==> flow/design.v <==
module apb_slave (
	input  wire sys_clk,
	input  wire sys_rst_n,
	input  wire tim_psel,
	input  wire tim_penable,
	input  wire tim_pwrite,
	output wire tim_pready,
	output wire wr_en,
	output wire rd_en
);
	reg  apb_access;
	wire apb_access_pre;
	assign wr_en          = tim_pready  & tim_pwrite;
	assign rd_en          = tim_pready  & ~tim_pwrite;
	assign tim_pready     = apb_access  & tim_penable;
	assign apb_access_pre = tim_penable & tim_psel;
	always @(posedge sys_clk, negedge sys_rst_n) begin
		if (!sys_rst_n) begin
			apb_access <= 1'b0;
		end else begin
			apb_access <= apb_access_pre;
		end
	end
endmodule
module counter (
	input  wire sys_clk,
	input  wire sys_rst_n,
	input  wire timer_en,
	input  wire div_en,
	input  wire [3:0]  div_val,
	input  wire [63:0] cnt_tdr,
	input  wire cnt_tdr_en,
	input  wire cnt_clr,
	input  wire timer_en_nedge,
	input  wire halt_en,
	output reg  [63:0] count,
	output reg  cnt_update
);
	reg  [63:0] cnt_pre;
	wire cnt_en;
	wire pulse;
	reg  [7:0]  sub_cnt;
	wire [7:0]  sub_cnt_pre;
	reg  [7:0]  sub_cnt_cmp;
	wire sub_cnt_clr;
	wire sub_cnt_en;
	assign cnt_en = ~halt_en && timer_en && (!div_en || (div_val==0) || pulse );
	always @(posedge sys_clk, negedge sys_rst_n) begin
		if (!sys_rst_n) begin
			cnt_update <= 1'b0;
		end else begin
			cnt_update <= cnt_en;
		end
	end
	always @(*) begin
		if( ((cnt_clr & cnt_en) | timer_en_nedge) & (~halt_en) ) begin
			cnt_pre = 64'h0;
		end else begin
			if (cnt_tdr_en) begin
				cnt_pre = cnt_tdr;
			end else begin
				if (cnt_en) begin
					cnt_pre = count + 1;
				end else begin
					cnt_pre = count;
				end
			end
		end
	end
	always @(posedge sys_clk, negedge sys_rst_n) begin
		if (!sys_rst_n) begin
			count <= 64'b0;
		end else begin
			count <= cnt_pre;
		end
	end
	always @(*) begin
		case (div_val)
			4'h0: sub_cnt_cmp = 8'd0;
			4'h2: sub_cnt_cmp = 8'd3;
			4'h3: sub_cnt_cmp = 8'd7;
			4'h4: sub_cnt_cmp = 8'd15;
			4'h5: sub_cnt_cmp = 8'd31;
			4'h6: sub_cnt_cmp = 8'd63;
			4'h7: sub_cnt_cmp = 8'd127;
			4'h8: sub_cnt_cmp = 8'd255;
			default: sub_cnt_cmp = 8'd1;
		endcase
	end
	assign pulse       = sub_cnt == sub_cnt_cmp;
	assign sub_cnt_pre = sub_cnt_clr ? 8'h0 : sub_cnt_en ? sub_cnt+1 : sub_cnt;
	assign sub_cnt_clr = ~halt_en & (~timer_en | ~div_en | pulse);
	assign sub_cnt_en  = ~halt_en & timer_en & div_en & (div_val!=0);
	always @(posedge sys_clk, negedge sys_rst_n) begin
		if (!sys_rst_n) begin
			sub_cnt <= 8'b0;
		end else begin
			sub_cnt <= sub_cnt_pre;
		end
	end
endmodule
module register (
	input  wire sys_clk,
	input  wire sys_rst_n,
	input  wire wr_en,
	input  wire rd_en,
	input  wire [11:0] tim_paddr,
	input  wire [31:0] tim_pwdata,
	input  wire [3:0]  tim_pstrb,
	output reg  [31:0] tim_prdata,
	output wire tim_pslverr,
	output wire tim_int,
	input  wire dbg_mode,
	input  wire cnt_update,
	input  wire [63:0] count,
	output wire timer_en,
	output wire div_en,
	output wire [3:0]  div_val,
	output wire [63:0] cnt_tdr,
	output wire cnt_tdr_en,
	output wire cnt_clr,
	output wire timer_en_nedge,
	output wire halt_en
);
	reg  [31:0] TCR_reg;
	reg  [31:0] TDR0_reg;
	reg  [31:0] TDR1_reg;
	reg  [31:0] TCMP0_reg;
	reg  [31:0] TCMP1_reg;
	reg  [31:0] TIER_reg;
	reg  [31:0] TISR_reg;
	reg  [31:0] THCSR_reg;
	wire [5:0]  TCR_pre;
	reg  [31:0] TDR0_pre;
	reg  [31:0] TDR1_pre;
	wire [31:0] TCMP0_pre;
	wire [31:0] TCMP1_pre;
	wire THCSR_pre;
	wire TIER_pre;
	wire TISR_pre;
	wire TCR_sel0;
	wire TCR_sel1;
	wire TDR0_sel;
	wire TDR1_sel;
	wire TCMP0_sel;
	wire TCMP1_sel;
	wire TIER_sel;
	wire TISR_clr;
	wire TISR_set;
	wire THCSR_sel;
	wire prohibit_err;
	wire div_en_err;
	wire div_val_err;
	reg  timer_en_next;
	function [31:0] strobe_merge;
		input [3:0]  pstrb;
		input [31:0] pwdata;
		input [31:0] data_reg;
		reg   [31:0] mask;
		begin
			mask = {{8{pstrb[3]}},
				{8{pstrb[2]}},
				{8{pstrb[1]}},
				{8{pstrb[0]}}};
			strobe_merge = (pwdata & mask) | (data_reg & (~mask));
		end
	endfunction
	assign timer_en    = TCR_reg[0];
	assign div_en      = TCR_reg[1];
	assign div_val     = TCR_reg[11:8];
	assign cnt_tdr     = {TDR1_pre,TDR0_pre};
	assign cnt_tdr_en  = TDR0_sel | TDR1_sel;
	assign cnt_clr     = TISR_set;
	assign halt_en     = dbg_mode & THCSR_reg[0];
	assign tim_int     = TIER_reg[0] & TISR_reg[0];
	assign div_en_err  = TCR_sel0 & TCR_reg[0] & (TCR_reg[1] !== tim_pwdata[1]);
	assign div_val_err = TCR_sel1 & TCR_reg[0] & (TCR_reg[11:8] !== tim_pwdata[11:8]);
	assign prohibit_err= TCR_sel1 & (tim_pwdata[11:8]>4'h8);
	assign tim_pslverr = div_en_err | div_val_err | prohibit_err;
	assign TCR_sel0     = wr_en & (tim_paddr === 12'h0) & tim_pstrb[0];
	assign TCR_sel1     = wr_en & (tim_paddr === 12'h0) & tim_pstrb[1];
	assign TCR_pre[1:0] = TCR_sel0 & ~tim_pslverr ? tim_pwdata[1:0]  : TCR_reg[1:0];
	assign TCR_pre[5:2] = TCR_sel1 & ~tim_pslverr ? tim_pwdata[11:8] : TCR_reg[11:8];
	assign timer_en_nedge = timer_en_next & (~timer_en);
	always @(posedge sys_clk, negedge sys_rst_n) begin
		if (!sys_rst_n) begin
			timer_en_next <= 1'b0;
		end else begin
			timer_en_next <= timer_en;
		end
	end
	assign TDR0_sel = wr_en & (tim_paddr === 12'h4);
	always @(*) begin
		if(TDR0_sel) begin
			TDR0_pre = strobe_merge(tim_pstrb,tim_pwdata,TDR0_reg);
		end else begin
			if (timer_en_nedge) begin
				TDR0_pre = 32'h0;
			end else begin
				if (cnt_update) begin
					TDR0_pre = count[31:0];
				end else begin
					TDR0_pre = TDR0_reg;
				end
			end
		end
	end
	assign TDR1_sel  = wr_en & (tim_paddr === 12'h8);
	always @(*) begin
		if(TDR1_sel) begin
			TDR1_pre = strobe_merge(tim_pstrb,tim_pwdata,TDR1_reg);
		end else begin
			if (timer_en_nedge) begin
				TDR1_pre = 32'h0;
			end else begin
				if (cnt_update) begin
					TDR1_pre = count[63:32];
				end else begin
					TDR1_pre = TDR1_reg;
				end
			end
		end
	end
	assign TCMP0_sel = wr_en & (tim_paddr === 12'hC);
	assign TCMP0_pre = TCMP0_sel ? strobe_merge(tim_pstrb,tim_pwdata,TCMP0_reg) : TCMP0_reg;
	assign TCMP1_sel = wr_en & (tim_paddr === 12'h10);
	assign TCMP1_pre = TCMP1_sel ? strobe_merge(tim_pstrb,tim_pwdata,TCMP1_reg) : TCMP1_reg;
	assign TIER_sel  = wr_en & tim_pstrb[0] & (tim_paddr === 12'h14);
	assign TIER_pre  = TIER_sel ? tim_pwdata[0] : TIER_reg[0];
	assign TISR_clr  = wr_en & tim_pstrb[0] & tim_pwdata[0] & (tim_paddr === 12'h18);
	assign TISR_set  = count === {TCMP1_reg,TCMP0_reg};
	assign TISR_pre  = TISR_clr ? 1'b0 : ( TISR_set ? 1'b1 : TISR_reg[0]);
	assign THCSR_sel    = wr_en & tim_pstrb[0] & (tim_paddr === 12'h1C);
	assign THCSR_pre    = THCSR_sel ? tim_pwdata[0] : THCSR_reg[0];
	always @(*) begin
		if (rd_en) begin
			case (tim_paddr)
				12'h00: tim_prdata = TCR_reg;
				12'h04: tim_prdata = TDR0_reg;
				12'h08: tim_prdata = TDR1_reg;
				12'h0C: tim_prdata = TCMP0_reg;
				12'h10: tim_prdata = TCMP1_reg;
				12'h14: tim_prdata = TIER_reg;
				12'h18: tim_prdata = TISR_reg;
				12'h1C: tim_prdata = THCSR_reg;
				default: tim_prdata = 32'h0;
			endcase
		end else begin
			tim_prdata = 32'h0;
		end
	end
	always @(posedge sys_clk, negedge sys_rst_n) begin
		if (!sys_rst_n) begin
			TCR_reg <= 32'h0000_0100;
		end else begin
			TCR_reg[1:0]  <= TCR_pre[1:0];
			TCR_reg[11:8] <= TCR_pre[5:2];
		end
	end
	always @(posedge sys_clk, negedge sys_rst_n) begin
		if (!sys_rst_n) begin
			TDR0_reg <= 32'h0;
		end else begin
			TDR0_reg <= TDR0_pre;
		end
	end
	always @(posedge sys_clk, negedge sys_rst_n) begin
		if (!sys_rst_n) begin
			TDR1_reg <= 32'h0;
		end else begin
			TDR1_reg <= TDR1_pre;
		end
	end
	always @(posedge sys_clk, negedge sys_rst_n) begin
		if (!sys_rst_n) begin
			TCMP0_reg <= 32'hFFFF_FFFF;
		end else begin
			TCMP0_reg <= TCMP0_pre;
		end
	end
	always @(posedge sys_clk, negedge sys_rst_n) begin
		if (!sys_rst_n) begin
			TCMP1_reg <= 32'hFFFF_FFFF;
		end else begin
			TCMP1_reg <= TCMP1_pre;
		end
	end
	always @(posedge sys_clk, negedge sys_rst_n) begin
		if (!sys_rst_n) begin
			TIER_reg <= 32'h0;
		end else begin
			TIER_reg[0] <= TIER_pre;
		end
	end
	always @(posedge sys_clk, negedge sys_rst_n) begin
		if (!sys_rst_n) begin
			TISR_reg <= 32'h0;
		end else begin
			TISR_reg[0] <= TISR_pre;
		end
	end
	always @(posedge sys_clk, negedge sys_rst_n) begin
		if (!sys_rst_n) begin
			THCSR_reg <= 32'h0;
		end else begin
			THCSR_reg[0] <= THCSR_pre;
			THCSR_reg[1] <= dbg_mode & THCSR_reg[0];
		end
	end
endmodule
module timer_top (
	input  wire sys_clk,
	input  wire sys_rst_n,
	input  wire tim_psel,
	input  wire tim_penable,
	input  wire tim_pwrite,
	input  wire [11:0] tim_paddr,
	input  wire [31:0] tim_pwdata,
	input  wire [3:0]  tim_pstrb,
	output wire [31:0] tim_prdata,
	output wire tim_pslverr,
	output wire tim_pready,
	output wire tim_int,
	input  wire dbg_mode
);
	wire wr_en;
	wire rd_en;
	wire timer_en;
	wire div_en;
	wire [3:0]  div_val;
	wire [63:0] cnt_tdr;
	wire cnt_tdr_en;
	wire cnt_clr;
	wire timer_en_nedge;
	wire [63:0] count;
	wire cnt_update;
	wire halt_en;
	apb_slave apb_slave_u(
		.sys_clk        (sys_clk        ),
		.sys_rst_n      (sys_rst_n      ),
		.tim_psel       (tim_psel       ),
		.tim_penable    (tim_penable    ),
		.tim_pwrite     (tim_pwrite     ),
		.tim_pready     (tim_pready     ),
		.wr_en          (wr_en          ),
		.rd_en          (rd_en          )
	);	
	register register_u (
		.sys_clk        (sys_clk        ),
		.sys_rst_n      (sys_rst_n      ),
		.wr_en          (wr_en          ),
		.rd_en          (rd_en          ),
		.tim_paddr      (tim_paddr      ),
		.tim_pwdata     (tim_pwdata     ),
		.tim_prdata     (tim_prdata     ),
		.tim_pstrb      (tim_pstrb      ),
		.tim_pslverr    (tim_pslverr    ),
		.tim_int        (tim_int        ),
		.dbg_mode       (dbg_mode       ),
		.timer_en       (timer_en       ),
		.div_en         (div_en         ),
		.div_val        (div_val        ),
		.cnt_tdr        (cnt_tdr        ),
		.cnt_tdr_en     (cnt_tdr_en     ),	
		.cnt_clr        (cnt_clr        ),
		.timer_en_nedge (timer_en_nedge ),
		.count          (count          ),
		.cnt_update     (cnt_update     ),
		.halt_en        (halt_en        )
	);
	counter counter_u (
		.sys_clk        (sys_clk        ),
		.sys_rst_n      (sys_rst_n      ),
		.timer_en       (timer_en       ),
		.div_en         (div_en         ),
		.div_val        (div_val        ),
		.cnt_tdr        (cnt_tdr        ),
		.cnt_tdr_en     (cnt_tdr_en     ),	
		.timer_en_nedge (timer_en_nedge ),
		.cnt_clr        (cnt_clr        ),
		.count          (count          ),
		.cnt_update     (cnt_update     ),
		.halt_en        (halt_en        )
	);
endmodule
======== Reports on timer_top ========
Tool output for the design above, in the order of the flow.
Line numbers count from 1 in the design file above.
Library cell names are shortened.
The mark n/a stands for no value.
inputs
  top module .............................. timer_top
  clock ................................... sys_clk
  library ................................. sky130hd
  library corner .......................... tt_025C_1v80

======== Elaborated design ========
Yosys after proc, flatten, opt, wreduce and memory -nomap, before mapping. Memory bits, and registers merged into a memory's read port (data or address), are not among the register bits. Print and check cells are not counted. Equal cells are merged and count once.
Memory sizes are those after Yosys's memory passes, which may raise the word count (mostly to a power of two), join words into wider ones and drop unused or constant bits.
operators by class
  $add $sub $neg .......................... 2
  order comparisons ....................... 1
  eq/ne operators ......................... 19
  multiplexer cells ....................... 15
  bitwise operators ....................... 53
  reduce/logical cells .................... 11
operators by type and width
  operator                                            count
  case mux 32 bit (select 8 bit)                      1
  2-to-1 mux 32 bit                                   7
  2-to-1 mux 64 bit                                   3
  bitwise AND 32 bit                                  5
  bitwise OR 32 bit                                   4
  adder 64 x 1 -> 64 bit with constant B              1
  case equality test 64 bit                           1
  == test 12 x 5 -> 1 bit with constant B             4
  case equality test 12 x 5 -> 1 bit with constant B  4
  bitwise AND 1 bit                                   32
  NOT 32 bit                                          1
  == test 12 x 4 -> 1 bit with constant B             2
  case equality test 12 x 4 -> 1 bit with constant B  2
  2-to-1 mux 8 bit                                    2
  case equality test 12 x 1 -> 1 bit with constant B  1
  == test 12 x 3 -> 1 bit with constant B             1
  case equality test 12 x 3 -> 1 bit with constant B  1
  logical NOT 12 bit                                  1
  adder 8 x 1 -> 8 bit with constant B                1
  == test 8 bit                                       1
  bitwise OR 1 bit                                    6
  NOT 1 bit                                           5
  nonzero test 2 bit                                  2
  greater-than comparator 4 bit with constant B       1
  case inequality test 4 bit                          1
  logical NOT 4 bit                                   1
  nonzero test 4 bit                                  1
  nonzero test 3 bit                                  1
Other operator kinds: 5; their cells: 8.
bit counts
  bits in registers ....................... 213
  ROM bits ................................ 128
  memories ................................ 1
  input port bits ......................... 54
  output and inout bits ................... 35
  word-level cells ........................ 117
memories
  memory            words  width  rd ports  wr ports  RTL line  text
  (name not given)  16     8      1         0         78        case (div_val)

======== Longest topological paths ========
Depth = most cells in a row (Yosys ltp): at word level without a register or memory, in the mapped netlist without a sequential cell, where the memories' decode and read muxes count.
logic depth
  depth after elaboration ................. 10
  ABC_AREA ................................ 0
  mapped depth ............................ 12
  mapped depth without buffers ............ 8

======== Mapped cells and area ========
The flow's flattened synthesis, as Yosys stat reports it; memories are mapped. The netlist is that of the ABC_AREA named above (0 if unset); the other value can give another one.
Totals and module areas in this step are rounded.
cell types
  cell type  count  area in all (µm²)
  dfrtp_1    148    3.7E+03
  dfstp_2    65     1.71E+03
  mux2_2     109    1.23E+03
  mux2i_1    70     700.672
  xor2_1     80     700.672
  a21oi_1    109    545.523
  xnor2_1    58     507.987
  a22oi_1    57     427.91
  mux2_1     27     304.042
  nor2_1     79     296.534
  clkbuf_1   73     274.013
  nand3_1    54     270.259
  a211oi_1   35     262.752
  nor4_2     19     237.728
  o21ai_0    45     225.216
  nand2_1    55     206.448
  nor3_2     17     170.163
  nor4_1     24     150.144
Not listed: further types 50, cells in them 186.
synthesis totals
  mapped cells ............................ 1310
  synthesis area .......................... 13300 µm²
  sequential area ......................... 5410 µm²
  flip-flop cells ......................... 213
  buffer cells ............................ 98
By module: a second synthesis without flattening, with its own total; a netlist apart from the flattened one above.
unflattened totals
  cell total of the unflattened synthesis .. 1417
  area (unflattened synthesis) ............ 13300 µm²
Rows give one instance, submodules left out.
modules
  module     instances  cells  area (µm²)  sequential area (µm²)
  register   1          859    8630        3560
  counter    1          553    4640        1830
  apb_slave  1          5      55.1        25.0
  timer_top  1          0      0.0         0.0

======== Worst setup path after synthesis ========
Source: OpenSTA report_checks on the synthesized netlist (no wires, ideal clock, input and output delay 20% of the period each), path of least setup slack; recovery checks are left aside. Register names are those of the netlist, which keeps one name where synthesis merged equal registers.
path after synthesis
  path type ............................... input to output
  start ................................... input tim_paddr[7]
  end ..................................... output tim_prdata[25]
  period .................................. 6500 ps
  input delay ............................. 1300 ps
  output delay ............................ 1300 ps
  time at the first pin ................... 1300 ps
  data arrival time ....................... 3113 ps
  data required time ...................... 5200 ps
  slack ................................... 2087 ps
  path delay .............................. 1813 ps
  stages .................................. 6
  buffers on the path ..................... 1
  synthesis period reached ................ 4413 ps
"path delay" = arrival - input delay + setup time.
At an output port there is no setup time.
"stages": output pins that drive a net of the path, with the launching flip-flop's if there is one; two outputs of one cell count as two.
"synthesis period reached" = period - worst setup slack (recovery checks aside). The figure is calculated, with input and output delays left at 20% of the set period.
The rows between start and end are the longest chain of elaborated cells between them; the timing report does not say that the signal goes this way. Where chains are equally long, one stands for them.
A line is the first line of the expression or statement that the cell stems from. Yosys adds cells for indexed reads and writes and turns some case tables into memories.
between the ends, after synthesis
  path through ............................ nor4_1 > nand3_1 > nor3_1 > clkbuf_1 > a22oi_1 > a21oi_1
  length of the longest elaborated chain .. 3
  elaborated cells between the ends (all ways) .. 10
  source lines of those cells ............. 2
  those cells by class .................... eq/ne: 7; mux: 2; reduce/logical: 1
RTL lines, path after synthesis
  element                         RTL line  text
  start: declaration              317       input wire [11:0] tim_paddr,
  == test 12 x 5 -> 1 bit         237       case (tim_paddr)
  case mux 32 bit (select 8 bit)  237
  2-to-1 mux 32 bit               236       if (rd_en) begin
  end: declaration                320       output wire [31:0] tim_prdata,

======== Timing after layout ========
From the final timing report of job 1: the path of least setup slack in the routed layout; clock arrival at registers is part of the times.
The report prints the path's times to 10 ps; the period is as set.
path after layout
  path type ............................... register to register
  start ................................... register counter_u.count[25]
  end ..................................... register counter_u.count[47]
  period .................................. 3210 ps
  setup time .............................. 90 ps
  time at the first pin ................... 550 ps
  data arrival time ....................... 4350 ps
  data required time ...................... 3700 ps
  slack ................................... -660 ps
  stages .................................. 8
  buffers on the path ..................... 0
The rows between start and end are the longest chain of elaborated cells between them; the timing report does not say that the signal goes this way. Where chains are equally long, one stands for them.
between the ends, after layout
  path through ............................ dfrtp_1 > nand3_1 > nor2_1 > nand3_1 > or3_1 > nor4_2 > xnor2_1 > a211oi_2
  length of the longest elaborated chain .. 5
  elaborated cells between the ends (all ways) .. 9
  source lines of those cells ............. 5
  those cells by class .................... add/sub: 1; eq/ne: 1; mux: 3; logic: 3; reduce/logical: 1
RTL lines, path after layout
  element                    RTL line  text
  start: declaration         36        output reg [63:0] count,
  start: assignment          72        count <= 64'b0;
  start: assignment          74        count <= cnt_pre;
  case equality test 64 bit  231       assign TISR_set = count === {TCMP1_reg,TCMP0_reg};
  bitwise AND 1 bit          56        if( ((cnt_clr & cnt_en) | timer_en_nedge) & (~halt_en) ) begin
  bitwise OR 1 bit           56
  bitwise AND 1 bit          56
  2-to-1 mux 64 bit          56
  end: assignment            72
  end: assignment            74
  end: declaration           36

FLOW RESULTS
============

Top module timer_top; platform sky130hd; tools Yosys and OpenROAD; 2 stored runs in no particular order. Input and output delays are each 20% of the period that was set; the output load is 0.01 pF.
"achieved clock period" is the run's clock period less its worst setup slack. It is reckoned from that one timing run; input and output delays stay at 20% of the period that was set.
"allowed time less slack (worst setup path)" = time allowed to the worst setup path (clock period - input delay - output delay, where it has them) - its slack; a late launch clock adds to it, a late capture clock takes from it.
"total design power" is the tool's figure for a default switching activity; nothing was simulated.
"allowed time less slack (worst setup path)" is given in steps of 10 ps.
Results are given in rounded form.

======== job 1 ========
==> flow/run.sh <==
#!/bin/bash
# the make line also repeats the synthesis and layout settings of config.mk as NAME=value (left out here)
make -C /OpenROAD-flow-scripts/flow DESIGN_CONFIG=/design/flow/config.mk WORK_HOME=/design/flow/orfs CLKGATE_MAP_FILE= finish
==> flow/config.mk <==
export PLATFORM = sky130hd
export DESIGN_NAME = timer_top
export DESIGN_NICKNAME = timer_top
export VERILOG_FILES = /design/flow/design.v
export SDC_FILE = /design/flow/constraint.sdc
export NUM_CORES = 4
export LEC_CHECK = 0
export CAP_MARGIN = 20
export CELL_PAD_IN_SITES_DETAIL_PLACEMENT = 2
export CORE_MARGIN = 2
export CORE_UTILIZATION = 44
export GPL_ROUTABILITY_DRIVEN = 1
export GPL_TIMING_DRIVEN = 1
export PLACE_DENSITY_LB_ADDON = 0.17
export SETUP_SLACK_MARGIN = 0.01
export SLEW_MARGIN = 10
export TNS_END_PERCENT = 75
==> flow/constraint.sdc <==
create_clock -name core_clock -period 3.21 [get_ports {sys_clk}]
set_input_delay 0.6420 -clock core_clock [delete_from_list [all_inputs] [get_ports {sys_clk}]]
set_output_delay 0.6420 -clock core_clock [all_outputs]
set_load 0.01 [all_outputs]

-------- measured, job 1 --------
  setup total negative slack .............. -7360 ps
  achieved clock period ................... 3868 ps
  std-cell area (final layout) ............ 16600 µm²
  die area ................................ 31700 µm²
  total design power ...................... 6200 uW
  allowed time less slack (worst setup path) .. 3870 ps
  worst setup path type ................... register to register
  setup slack of the worst path ........... -658 ps
  cell area after synthesis ............... 13300 µm²
  final utilization ....................... 55.8 %

======== job 2 ========
==> flow/run.sh <==
#!/bin/bash
# the make line also repeats the synthesis and layout settings of config.mk as NAME=value (left out here)
make -C /OpenROAD-flow-scripts/flow DESIGN_CONFIG=/design/flow/config.mk WORK_HOME=/design/flow/orfs CLKGATE_MAP_FILE= finish
==> flow/config.mk <==
export PLATFORM = sky130hd
export DESIGN_NAME = timer_top
export DESIGN_NICKNAME = timer_top
export VERILOG_FILES = /design/flow/design.v
export SDC_FILE = /design/flow/constraint.sdc
export NUM_CORES = 4
export LEC_CHECK = 0
export ABC_AREA = 1
export CAP_MARGIN = 20
export CORE_ASPECT_RATIO = 0.52
export CORE_MARGIN = 2
export CORE_UTILIZATION = 19
export CTS_CLUSTER_SIZE = 33
export GPL_ROUTABILITY_DRIVEN = 0
export GPL_TIMING_DRIVEN = 1
export MAX_ROUTING_LAYER = met4
export MIN_ROUTING_LAYER = met1
export PLACE_DENSITY_LB_ADDON = 0.26
export SETUP_SLACK_MARGIN = 0.69
export SLEW_MARGIN = 35
export TNS_END_PERCENT = 95
==> flow/constraint.sdc <==
create_clock -name core_clock -period 6.13 [get_ports {sys_clk}]
set_input_delay 1.2260 -clock core_clock [delete_from_list [all_inputs] [get_ports {sys_clk}]]
set_output_delay 1.2260 -clock core_clock [all_outputs]
set_load 0.01 [all_outputs]

-------- measured, job 2 --------
  setup slack of the worst path ........... 874 ps
  die area ................................ 84100 µm²
  final utilization ....................... 22.8 %
  allowed time less slack (worst setup path) .. 2800 ps
  worst setup path type ................... input to output
  achieved clock period ................... 5256 ps
  setup total negative slack .............. 0 ps
  total design power ...................... 3300 uW
  cell area after synthesis ............... 15500 µm²
  std-cell area (final layout) ............ 18400 µm²
